==> flow/design.v <==
module AXI_MASTER(
    input ACLK,
    input ARESETN,
    input              AWREADY,
    output reg         AWVALID,
    output reg [31:0]  AWADDR,
    input              WREADY,
    output reg         WVALID,
    output reg [31:0]  WDATA,
    output reg [3:0 ]  WSTRB,
    input              BVALID,
    input      [1:0]   BRESP,
    output reg         BREADY,
    output reg         READY,
    input              ARREADY,
    output reg         ARVALID,
    output reg [31:0]  ARADDR,
    input               RREADY,
    output reg          RVALID,
    input      [31:0]   RDATA,
    input      [31:0]  C_ADRR,
    input      [31:0]  C_DATA,
    input              C_VALID,
    input              C_VALID_R,
    input      [31:0]  C_ADRR_R,
    output     [31:0]  C_DATA_READ,
    input      [3:0 ]  C_STRB
    );
    parameter   AW_IDLE     =    2'b01;
    parameter   AW_VALID    =    2'b10;
    reg      [1:0 ]  AW_STATE, AW_NEXT_STATE;
    reg      [31:0]  AW_DATA;
    always @(posedge ACLK or negedge ARESETN) begin
        if (!ARESETN) begin
            AW_STATE <= AW_IDLE;
        end
        else begin
            AW_STATE <= AW_NEXT_STATE;
        end    
    end
    always @(negedge ACLK) begin
        if (!ARESETN) begin
            AW_NEXT_STATE <= AW_IDLE;
            AWVALID       <= 0;
            AWADDR        <= 0;
        end
        else begin
            case (AW_STATE)
                AW_IDLE : begin
                    AWVALID <= 0;
                    if (C_VALID) begin
                        AW_NEXT_STATE <= AW_VALID;
                        AW_DATA <= C_ADRR;
                    end
                end
                AW_VALID : begin
                    AWVALID <= 1;
                    AWADDR <= AW_DATA;
                    if ( AWVALID && AWREADY ) begin
                        AW_NEXT_STATE <= AW_IDLE;
                         AWVALID <= 0;
                    end
                end
            endcase
        end
    end
    parameter   W_IDLE     =    2'b01;
    parameter   W_VALID    =    2'b10;
    reg      [1:0 ] W_STATE, W_NEXT_STATE;
    reg      [31:0] W_DATA;
    reg      [3: 0] W_STRB;
        always @(posedge ACLK or negedge ARESETN) begin
        if (!ARESETN) begin
            W_STATE     <= W_IDLE;
        end
        else begin
            W_STATE     <= W_NEXT_STATE;
        end    
    end
    always @(negedge ACLK) begin
        if (!ARESETN) begin
            W_NEXT_STATE <= W_IDLE;
            WVALID       <= 0;
            WDATA        <= 0;
            WSTRB        <= 0;
        end
        else begin
            case (W_STATE)
                W_IDLE : begin
                    WVALID   <= 0;
                    if (C_VALID) begin
                        W_NEXT_STATE <= W_VALID;
                        W_DATA  <= C_DATA;
                        W_STRB  <= C_STRB;
                    end
                end
                W_VALID : begin
                    WVALID   <= 1;
                    WDATA    <= W_DATA;
                    WSTRB    <= W_STRB;
                    if (WVALID && WREADY) begin
                        W_NEXT_STATE <= W_IDLE;
                        WVALID   <= 0;
                    end
                end
            endcase
        end
    end
    parameter   B_IDLE     =    2'b01;
    parameter   B_VALID    =    2'b10;
    reg      [1:0] B_STATE, B_NEXT_STATE;
    reg      [1:0] B_DATA;
    always @(posedge ACLK or negedge ARESETN) begin
        if (!ARESETN) begin
            B_STATE      <= B_IDLE;
        end
        else begin
            B_STATE      <= B_NEXT_STATE;
        end    
    end
    always @(negedge ACLK) begin
        if (!ARESETN) begin
            B_NEXT_STATE <= B_IDLE;
            BREADY       <= 0;
            READY        <= 0;
        end
        else begin
            case (B_STATE)
                B_IDLE : begin
                    BREADY   <= 0;
                    if (WVALID) begin
                        B_NEXT_STATE <= B_VALID;
                    end
                end
                B_VALID : begin
                    BREADY   <= 1;
                    if (BVALID && BREADY) begin
                        B_NEXT_STATE <= B_IDLE;
                        B_DATA       <= BRESP;
                        READY        <= 1'b1;
                    end
                end
            endcase
        end
    end
    parameter   AR_IDLE     =    2'b01;
    parameter   AR_VALID    =    2'b10;
    reg         [1:0]  AR_STATE, AR_NEXT_STATE;          
    reg         [31:0] AR_ADDR_SAVE_DATA;
    always @(posedge ACLK or negedge ARESETN) begin
        if (!ARESETN) begin
            AR_STATE <= AR_IDLE;
        end
        else begin
            AR_STATE <= AR_NEXT_STATE;
        end
    end
    always @(negedge ACLK) begin
        if (!ARESETN) begin
            AR_NEXT_STATE <= AR_IDLE;
            AR_ADDR_SAVE_DATA <= 0;
            ARVALID <= 0;
        end
        else begin
            case(AR_STATE)
                AR_IDLE : begin
                    ARVALID <= 0;
                    if(C_VALID_R) begin
                        AR_NEXT_STATE <= AR_VALID;
                        AR_ADDR_SAVE_DATA <= C_ADRR_R;
                    end
                end
                AR_VALID : begin
                    ARVALID <= 1;
                    ARADDR <= AR_ADDR_SAVE_DATA;
                    if(ARVALID && ARREADY) begin
                        AR_NEXT_STATE <= AR_IDLE;
                        ARVALID <= 0;
                    end
                end
            endcase
        end
    end
    parameter   R_IDLE      =   3'b001;
    parameter   R_VALID     =   3'b010;
    parameter   R_SAVE      =   3'b100;
    reg             [2:0]  R_STATE, R_NEXT_STATE;
    reg             [31:0] R_SAVE_DATA;
    reg             [31:0] R_MASTER_DATA;
    assign C_DATA_READ = R_MASTER_DATA;
    always @(posedge ACLK or negedge ARESETN) begin
        if(!ARESETN)begin
            R_STATE <= R_IDLE;
        end
        else begin
            R_STATE <= R_NEXT_STATE;
        end
    end
    always @(negedge ACLK) begin
        if(!ARESETN)begin
            R_NEXT_STATE <= R_IDLE;
            R_SAVE_DATA <= 0;
            RVALID <= 0;
        end
        else begin
            case(R_STATE)
                R_IDLE : begin
                    RVALID <= 0;
                    R_MASTER_DATA <= R_SAVE_DATA;
                    if(C_VALID_R) begin
                        R_NEXT_STATE <= R_VALID;
                    end
                end
                R_VALID : begin
                    RVALID <= 1;
                    if(RVALID && RREADY) begin
                        R_NEXT_STATE <= R_SAVE;
                        RVALID <= 0;
                    end
                end
                R_SAVE : begin
                    R_SAVE_DATA <= RDATA;
                    if(!RVALID) begin
                        R_NEXT_STATE <= R_IDLE;
                    end
                end
            endcase
        end
    end
endmodule
module AXI_SLAVE(
    input ACLK,
    input ARESETN,
    output reg        AWREADY,
    input             AWVALID,
    input      [31:0] AWADDR,
    output reg        WREADY,
    input             WVALID,
    input      [31:0] WDATA,
    input      [3:0 ] WSTRB,
    output reg       BVALID,
    output reg [1:0] BRESP,
    input            BREADY,
    output reg       ARREADY,
    input            ARVALID,
    input     [31:0] ARADDR,
    output reg      RREADY,
    input           RVALID,
    output  [31:0]  RDATA
    );
    parameter   AW_IDLE     =    2'b01;
    parameter   AW_VALID    =    2'b10;
    reg      [1:0 ]  AW_STATE, AW_NEXT_STATE;
    reg      [31:0]  AW_ADDR_SAVE_DATA;
    always @(posedge ACLK or negedge ARESETN) begin
        if (!ARESETN) begin
            AW_STATE <= AW_IDLE;
        end
        else begin
            AW_STATE <= AW_NEXT_STATE;
        end    
    end
    always @(negedge ACLK) begin
        if (!ARESETN) begin
            AW_NEXT_STATE <= AW_IDLE;
            AWREADY       <= 0;
            AW_ADDR_SAVE_DATA <= 0;
        end
        else begin
            case (AW_STATE)
                AW_IDLE : begin
                    AWREADY <= 0;
                    if (AWVALID) begin
                        AW_NEXT_STATE <= AW_VALID;
                    end
                end
                AW_VALID : begin
                    AWREADY <= 1;
                    if ( AWVALID && AWREADY ) begin
                        AW_NEXT_STATE <= AW_IDLE;
                        AW_ADDR_SAVE_DATA <= AWADDR;
                        AWREADY       <= 0;
                    end
                end
            endcase
        end
    end
    parameter   W_IDLE     =    3'b001;
    parameter   W_VALID    =    3'b010;
    parameter   W_SAVE     =    3'b100;
    reg      [2:0]  W_STATE, W_NEXT_STATE;
    reg      [31:0] W_SAVE_DATA;
    reg      [3:0]  W_STRB_REG;
    reg      [7:0] slave_mem [0:31];
    wire     [31:0] W_ADDR0 = AW_ADDR_SAVE_DATA;
    wire     [31:0] W_ADDR1 = AW_ADDR_SAVE_DATA + 32'd1;
    wire     [31:0] W_ADDR2 = AW_ADDR_SAVE_DATA + 32'd2;
    wire     [31:0] W_ADDR3 = AW_ADDR_SAVE_DATA + 32'd3;
        always @(posedge ACLK or negedge ARESETN) begin
            if(!ARESETN) begin
                W_STATE <= W_IDLE;
            end
            else begin
                W_STATE <= W_NEXT_STATE;
            end
        end
    always @(negedge ACLK) begin
        if (!ARESETN) begin
            W_NEXT_STATE <= W_IDLE;
            W_SAVE_DATA  <= 0;
            W_STRB_REG        <= 0;
            WREADY       <= 0;
        end
        else begin
            case (W_STATE)
                W_IDLE : begin
                    WREADY   <= 0;
                    if (WVALID) begin
                        W_NEXT_STATE <= W_VALID;
                    end
                end
                W_VALID : begin
                    WREADY   <= 1;
                    if (WVALID && WREADY) begin
                        WREADY   <= 0;
                        W_NEXT_STATE <= W_SAVE;
                        W_SAVE_DATA  <= WDATA;
                        W_STRB_REG <= WSTRB;
                    end
                end
                W_SAVE : begin
                    if(W_STRB_REG[0] && W_ADDR0 < 32) begin
                    slave_mem[W_ADDR0[4:0]] <= W_SAVE_DATA[7:0];     
                    end
                    if(W_STRB_REG[1] && W_ADDR1 < 32) begin
                    slave_mem[W_ADDR1[4:0]] <= W_SAVE_DATA[15:8];    
                    end
                    if(W_STRB_REG[2] && W_ADDR2 < 32) begin
                    slave_mem[W_ADDR2[4:0]] <= W_SAVE_DATA[23:16];   
                    end
                    if(W_STRB_REG[3] && W_ADDR3 < 32) begin
                    slave_mem[W_ADDR3[4:0]] <= W_SAVE_DATA[31:24];   
                    end
                    if (!WREADY) begin
                        W_NEXT_STATE <= W_IDLE;
                    end
                end
            endcase
        end
    end
    parameter   B_IDLE     =    2'b01;
    parameter   B_VALID    =    2'b10;
    reg      [1:0] B_STATE, B_NEXT_STATE;
    reg      [1:0] B_DATA;
    always @(posedge ACLK or negedge ARESETN) begin
        if (!ARESETN) begin
            B_STATE      <= B_IDLE;
        end
        else begin
            B_STATE      <= B_NEXT_STATE;
        end    
    end
    always @(negedge ACLK) begin
        if (!ARESETN) begin
            B_NEXT_STATE <= B_IDLE;
            BVALID       <= 0;
            B_DATA       <= 0;
            BRESP        <= 0;
        end
        else begin
            case (B_STATE)
                B_IDLE : begin
                    BVALID   <= 0;
                    if (WVALID && WREADY) begin
                        B_NEXT_STATE <= B_VALID;
                        BRESP <= 2'b00;
                    end
                end
                B_VALID : begin
                    BVALID   <= 1;
                    if (BVALID && BREADY) begin
                        B_NEXT_STATE <= B_IDLE;
                    end
                end
            endcase
        end
    end
    parameter   AR_IDLE     =   2'b01;
    parameter   AR_VALID    =   2'b10;
    reg         [1:0]  AR_STATE, AR_NEXT_STATE;
    reg         [31:0] AR_ADDR_SAVE_DATA;
    always @(posedge ACLK or negedge ARESETN) begin
        if(!ARESETN) begin
            AR_STATE <= AR_IDLE;
        end
        else begin
            AR_STATE <= AR_NEXT_STATE;
        end
    end
    always @(negedge ACLK) begin
        if(!ARESETN) begin
            AR_NEXT_STATE <= AR_IDLE;
            AR_ADDR_SAVE_DATA <= 0;
            ARREADY <= 0;
        end
        else begin
            case(AR_STATE)
                AR_IDLE : begin
                    ARREADY <= 0;
                    if(ARVALID)begin
                        AR_NEXT_STATE <= AR_VALID;
                        AR_ADDR_SAVE_DATA <= ARADDR;
                    end
                end
                AR_VALID : begin
                    ARREADY <= 1;
                    if(ARVALID && ARREADY) begin
                        AR_NEXT_STATE <= AR_IDLE;
                        ARREADY <= 0;
                    end
                end
            endcase
        end
    end
    parameter   R_IDLE      =   3'b001;
    parameter   R_VALID     =   3'b010;
    parameter   R_SAVE      =   3'b010;
    reg             [2:0]  R_STATE, R_NEXT_STATE;
    reg             [31:0] R_SAVE_DATA;
    wire     [31:0] R_ADDR0 = AR_ADDR_SAVE_DATA;
    wire     [31:0] R_ADDR1 = AR_ADDR_SAVE_DATA + 32'd1;
    wire     [31:0] R_ADDR2 = AR_ADDR_SAVE_DATA + 32'd2;
    wire     [31:0] R_ADDR3 = AR_ADDR_SAVE_DATA + 32'd3;
    wire     [7:0]  R_BYTE0 = (R_ADDR0 < 32) ? slave_mem[R_ADDR0[4:0]] : 8'd0;
    wire     [7:0]  R_BYTE1 = (R_ADDR1 < 32) ? slave_mem[R_ADDR1[4:0]] : 8'd0;
    wire     [7:0]  R_BYTE2 = (R_ADDR2 < 32) ? slave_mem[R_ADDR2[4:0]] : 8'd0;
    wire     [7:0]  R_BYTE3 = (R_ADDR3 < 32) ? slave_mem[R_ADDR3[4:0]] : 8'd0;
    assign RDATA = R_SAVE_DATA;   
    always @(posedge ACLK or negedge ARESETN) begin
        if(!ARESETN) begin
            R_STATE <= R_IDLE;
        end
        else begin
            R_STATE <= R_NEXT_STATE;
        end
    end
    always @(negedge ACLK or negedge ARESETN) begin
        if(!ARESETN) begin
            R_NEXT_STATE <= R_IDLE;
            RREADY <= 0;
        end
        else begin
            case(R_STATE)
                R_IDLE : begin
                RREADY <= 0;
                    if(RVALID) begin
                        R_NEXT_STATE <= R_VALID;
                    end
                end
                R_VALID: begin
                RREADY <= 1;
                    if (RVALID && RREADY) begin
                        R_SAVE_DATA <= {R_BYTE3, R_BYTE2, R_BYTE1, R_BYTE0};
                        RREADY <= 0;
                        R_NEXT_STATE <= R_IDLE;
                    end
                end
            endcase
        end
    end
endmodule
module AXI_LITE_PROJ #(
    parameter   ADDRESS     =   32,
    parameter   DATA_WIDTH  =   32
)
(
    input                   clk,
    input                   reset_n,
    input      [31:0]       C_ADRR,
    input      [31:0]       C_DATA,
    input                   C_VALID,
    input                   C_VALID_R,
    input      [31:0]       C_ADRR_R,
    output     [31:0]       C_DATA_READ,
    input      [3:0 ]       C_STRB,
    output reg              READY_S
);
 wire                       S_AWREADY;
 wire                       M_AWVALID;
 wire          [31: 0]      M_AWADDR;
 wire                       S_WREADY;
 wire                       M_WVALID;
 wire          [31: 0]      M_WDATA;
 wire                       S_BVALID;
 wire          [1 : 0]      S_BRESP;
 wire                       M_BREADY;
 wire                       S_ARREADY;
 wire                       M_ARVALID;
 wire          [31: 0]      M_ARADDR;
 wire                       S_RREADY;
 wire                       M_RVALID;
 wire          [31: 0]      S_RDATA;
 wire          [3 : 0]      M_WSTRB;
 wire                       READY;
always @(*) READY_S = READY;
 AXI_MASTER            AXI_M(
    .ACLK(clk),
    .ARESETN(reset_n),
    .AWREADY(S_AWREADY),
    .AWVALID(M_AWVALID),
    .AWADDR(M_AWADDR),
    .WREADY(S_WREADY),
    .WVALID(M_WVALID),
    .WDATA(M_WDATA),
    .WSTRB(M_WSTRB),
    .BVALID(S_BVALID),
    .BRESP(S_BRESP),
    .BREADY(M_BREADY),
    .READY(READY),
    .ARREADY(S_ARREADY),
    .ARVALID(M_ARVALID),
    .ARADDR(M_ARADDR),
    .RREADY(S_RREADY),
    .RVALID(M_RVALID),
    .RDATA(S_RDATA),
    .C_ADRR(C_ADRR),
    .C_DATA(C_DATA),
    .C_VALID(C_VALID),
    .C_VALID_R(C_VALID_R),
    .C_ADRR_R(C_ADRR_R),
    .C_DATA_READ(C_DATA_READ),
    .C_STRB(C_STRB)
    );
AXI_SLAVE               AXI_S(
    .ACLK(clk),
    .ARESETN(reset_n),
    .AWREADY(S_AWREADY),
    .AWVALID(M_AWVALID),
    .AWADDR(M_AWADDR),
    .WREADY(S_WREADY),
    .WVALID(M_WVALID),
    .WDATA(M_WDATA),
    .WSTRB(M_WSTRB),
    .BVALID(S_BVALID),
    .BRESP(S_BRESP),
    .BREADY(M_BREADY),
    .ARREADY(S_ARREADY),
    .ARVALID(M_ARVALID),
    .ARADDR(M_ARADDR),
    .RREADY(S_RREADY),
    .RVALID(M_RVALID),
    .RDATA(S_RDATA)
    );
endmodule
-- From RTL to reports: AXI_LITE_PROJ
What the tools print for AXI_LITE_PROJ, step after step.
Line numbers count from 1 in the design file above.
Cell names lack the library's common part.
A cell with n/a has no value.
- top module: AXI_LITE_PROJ
- clock: clk
- standard-cell library: sky130hd
- library corner: tt_025C_1v80

-- Elaborated design
Counts by Yosys on the flattened word-level netlist (proc, flatten, opt, wreduce; memories kept). Register bits leave out memories and registers merged into their read ports (data or address). Print and check cells are left out. Cells with the same type and inputs are merged into one.
Memory sizes are those after Yosys's memory passes, which may raise the word count (mostly to a power of two), join words into wider ones and drop unused or constant bits.
- memories kept at 1
- bits in registers: 421
- RAM bits at 256
- output and inout bits at 33
- elaborated cells: 227
- clocked read ports x word width at 32
- equal/unequal tests: 44
- noted reduce/logical cells: 45
- noted add/sub/neg operators: 6
- mux-type cells at 78
- noted magnitude comparators: 8
- memories (memory ; depth ; bits a word ; rd ports ; write ports ; line ; RTL):
    AXI_S.slave_mem ; 32 ; 8 ; 4 ; 4 ; 294 ; reg      [7:0] slave_mem [0:31];
- operator list (cell ; number):
    < comparator 32 x 6 -> 1 bit (second input constant) ; 8
    adder 32 x 2 -> 32 bit (second input constant) ; 4
    two-way mux 8 bit ; 12
    adder 32 x 1 -> 32 bit (second input constant) ; 2
    two-way mux 5 bit ; 12
    AND reduction 3 bit ; 11
    case mux 2 bit (select 2 bit) ; 7
    != test 2 x 1 -> 1 bit (second input constant) ; 12
    two-way mux 3 bit ; 8
    != test 2 bit (second input constant) ; 10
    nonzero test 2 bit ; 10
    case mux 1 bit (select 2 bit) ; 10
    two-way mux 2 bit ; 10
    case mux 3 bit (select 3 bit) ; 2
    two-way mux 1 bit ; 16
    equality test 2 x 1 -> 1 bit (second input constant) ; 7
    equality test 2 bit (second input constant) ; 7
    AND reduction 2 bit ; 7
    logical AND 1 bit ; 9
    equality test 3 x 1 -> 1 bit (second input constant) ; 3
    equality test 3 x 2 -> 1 bit (second input constant) ; 3
    AND reduction 4 bit ; 2
    equality test 3 bit (second input constant) ; 2
    nonzero test 3 bit ; 2
    case mux 3 bit (select 2 bit) ; 1
    zero test 1 bit ; 4

-- Logic depth
Longest topological path by Yosys (ltp), each cell counted once; first at word level (registers and memories cut), then after technology mapping (sequential cells cut; the memories' decode and read muxes count).
- depth in word-level cells: 6
- ABC_AREA: 0
- noted gate-level depth with buffers: 15
- depth with buffers taken out at 11

-- After synthesis
Source: synth_stat.txt of the flow (Yosys; design flattened, memories mapped). It holds for the ABC_AREA given above (unset counts as 0); a run with the other value may have another netlist.
Totals and module areas in this step are rounded.
- cell types (cell type ; number ; total area (um2)):
    edfxtp_1 ; 420 ; 1.26E+04
    mux4_2 ; 320 ; 7.21E+03
    dfxtp_1 ; 262 ; 5245.03
    mux2i_1 ; 446 ; 4.46E+03
    nand2_1 ; 558 ; 2.09E+03
    clkbuf_1 ; 268 ; 1.01E+03
    o221a_1 ; 80 ; 900.864
    a21oi_1 ; 169 ; 845.811
    a21boi_0 ; 104 ; 780.749
    mux2_1 ; 55 ; 619.344
    nor2_1 ; 156 ; 585.562
    o22ai_1 ; 77 ; 481.712
    nor4_4 ; 18 ; 382.867
    xnor2_1 ; 42 ; 367.853
    nand3_1 ; 73 ; 365.35
    nand4_1 ; 56 ; 350.336
    nor2b_1 ; 53 ; 331.568
    nor3_1 ; 65 ; 325.312
Other cell types: 76; their cells: 775.
- cells in the netlist: 3997
- buffers at 378
- noted mapped area: 45400 um2
- mapped flip-flops at 707
- noted sequential part of the area: 18500 um2
The figures by module come from a second, unflattened synthesis with its own total; it is not the netlist above.
- cells (unflattened synthesis) at 4262
- noted area total of the unflattened synthesis: 45700 um2
Each row is one instance without its submodules.
- by module (module ; cells ; area (um2) ; times used ; sequential area (um2)):
    AXI_SLAVE ; 3522 ; 35900 ; 1 ; 11300
    AXI_MASTER ; 740 ; 9750 ; 1 ; 7230
    AXI_LITE_PROJ ; 0 ; 0.0 ; 1 ; 0.0

Flow measurements of AXI_LITE_PROJ on sky130hd: 2 stored runs with different settings, listed in no order. Input and output delays are each 20% of the period that was set; the output load is 0.01 pF.
"total power of the final layout": no workload was simulated; the value follows from the tool's default switching activity.
Results are given in rounded form.

Entry A

==> flow/run.sh <==
#!/bin/bash
# the make line also repeats the synthesis and layout settings of config.mk as NAME=value (left out here)
make -C /OpenROAD-flow-scripts/flow DESIGN_CONFIG=/design/flow/config.mk WORK_HOME=/design/flow/orfs CLKGATE_MAP_FILE= finish
==> flow/config.mk <==
export PLATFORM = sky130hd
export DESIGN_NAME = AXI_LITE_PROJ
export DESIGN_NICKNAME = AXI_LITE_PROJ
export VERILOG_FILES = /design/flow/design.v
export SDC_FILE = /design/flow/constraint.sdc
export NUM_CORES = 4
export LEC_CHECK = 0
export ABC_AREA = 0
export CAP_MARGIN = 40
export CELL_PAD_IN_SITES_GLOBAL_PLACEMENT = 1
export CORE_ASPECT_RATIO = 0.56
export CORE_MARGIN = 2
export CORE_UTILIZATION = 40
export CTS_CLUSTER_SIZE = 50
export GPL_ROUTABILITY_DRIVEN = 1
export HOLD_SLACK_MARGIN = -0.09
export PLACE_DENSITY_LB_ADDON = 0.19
export SETUP_SLACK_MARGIN = 0.43
export SLEW_MARGIN = 30
==> flow/constraint.sdc <==
create_clock -name core_clock -period 7.69 [get_ports {clk}]
set_input_delay 1.5380 -clock core_clock [delete_from_list [all_inputs] [get_ports {clk}]]
set_output_delay 1.5380 -clock core_clock [all_outputs]
set_load 0.01 [all_outputs]

Measured in entry A:
- noted the standard-cell area after layout: 57700 um2
- summed negative setup slack at 0.000 ns
- total power of the final layout at 10.4 mW
- utilization of the finished layout: 0.513
- noted the netlist area reported by Yosys: 45400 um2
- noted the setup slack of the worst path: 0.069 ns
- noted the area inside the die boundary: 116000 um2
- noted the smallest hold slack: 0.420 ns

Entry B

==> flow/run.sh <==
#!/bin/bash
# the make line also repeats the synthesis and layout settings of config.mk as NAME=value (left out here)
make -C /OpenROAD-flow-scripts/flow DESIGN_CONFIG=/design/flow/config.mk WORK_HOME=/design/flow/orfs CLKGATE_MAP_FILE= finish
==> flow/config.mk <==
export PLATFORM = sky130hd
export DESIGN_NAME = AXI_LITE_PROJ
export DESIGN_NICKNAME = AXI_LITE_PROJ
export VERILOG_FILES = /design/flow/design.v
export SDC_FILE = /design/flow/constraint.sdc
export NUM_CORES = 4
export LEC_CHECK = 0
export CAP_MARGIN = 30
export CELL_PAD_IN_SITES_DETAIL_PLACEMENT = 2
export CORE_MARGIN = 4
export CORE_UTILIZATION = 63
export GPL_ROUTABILITY_DRIVEN = 1
export MIN_ROUTING_LAYER = met2
export SETUP_SLACK_MARGIN = 2.11
export SLEW_MARGIN = 20
==> flow/constraint.sdc <==
create_clock -name core_clock -period 12.9 [get_ports {clk}]
set_input_delay 2.5800 -clock core_clock [delete_from_list [all_inputs] [get_ports {clk}]]
set_output_delay 2.5800 -clock core_clock [all_outputs]
set_load 0.01 [all_outputs]

Entry B: unfinished; error DPL-0033 in placement.
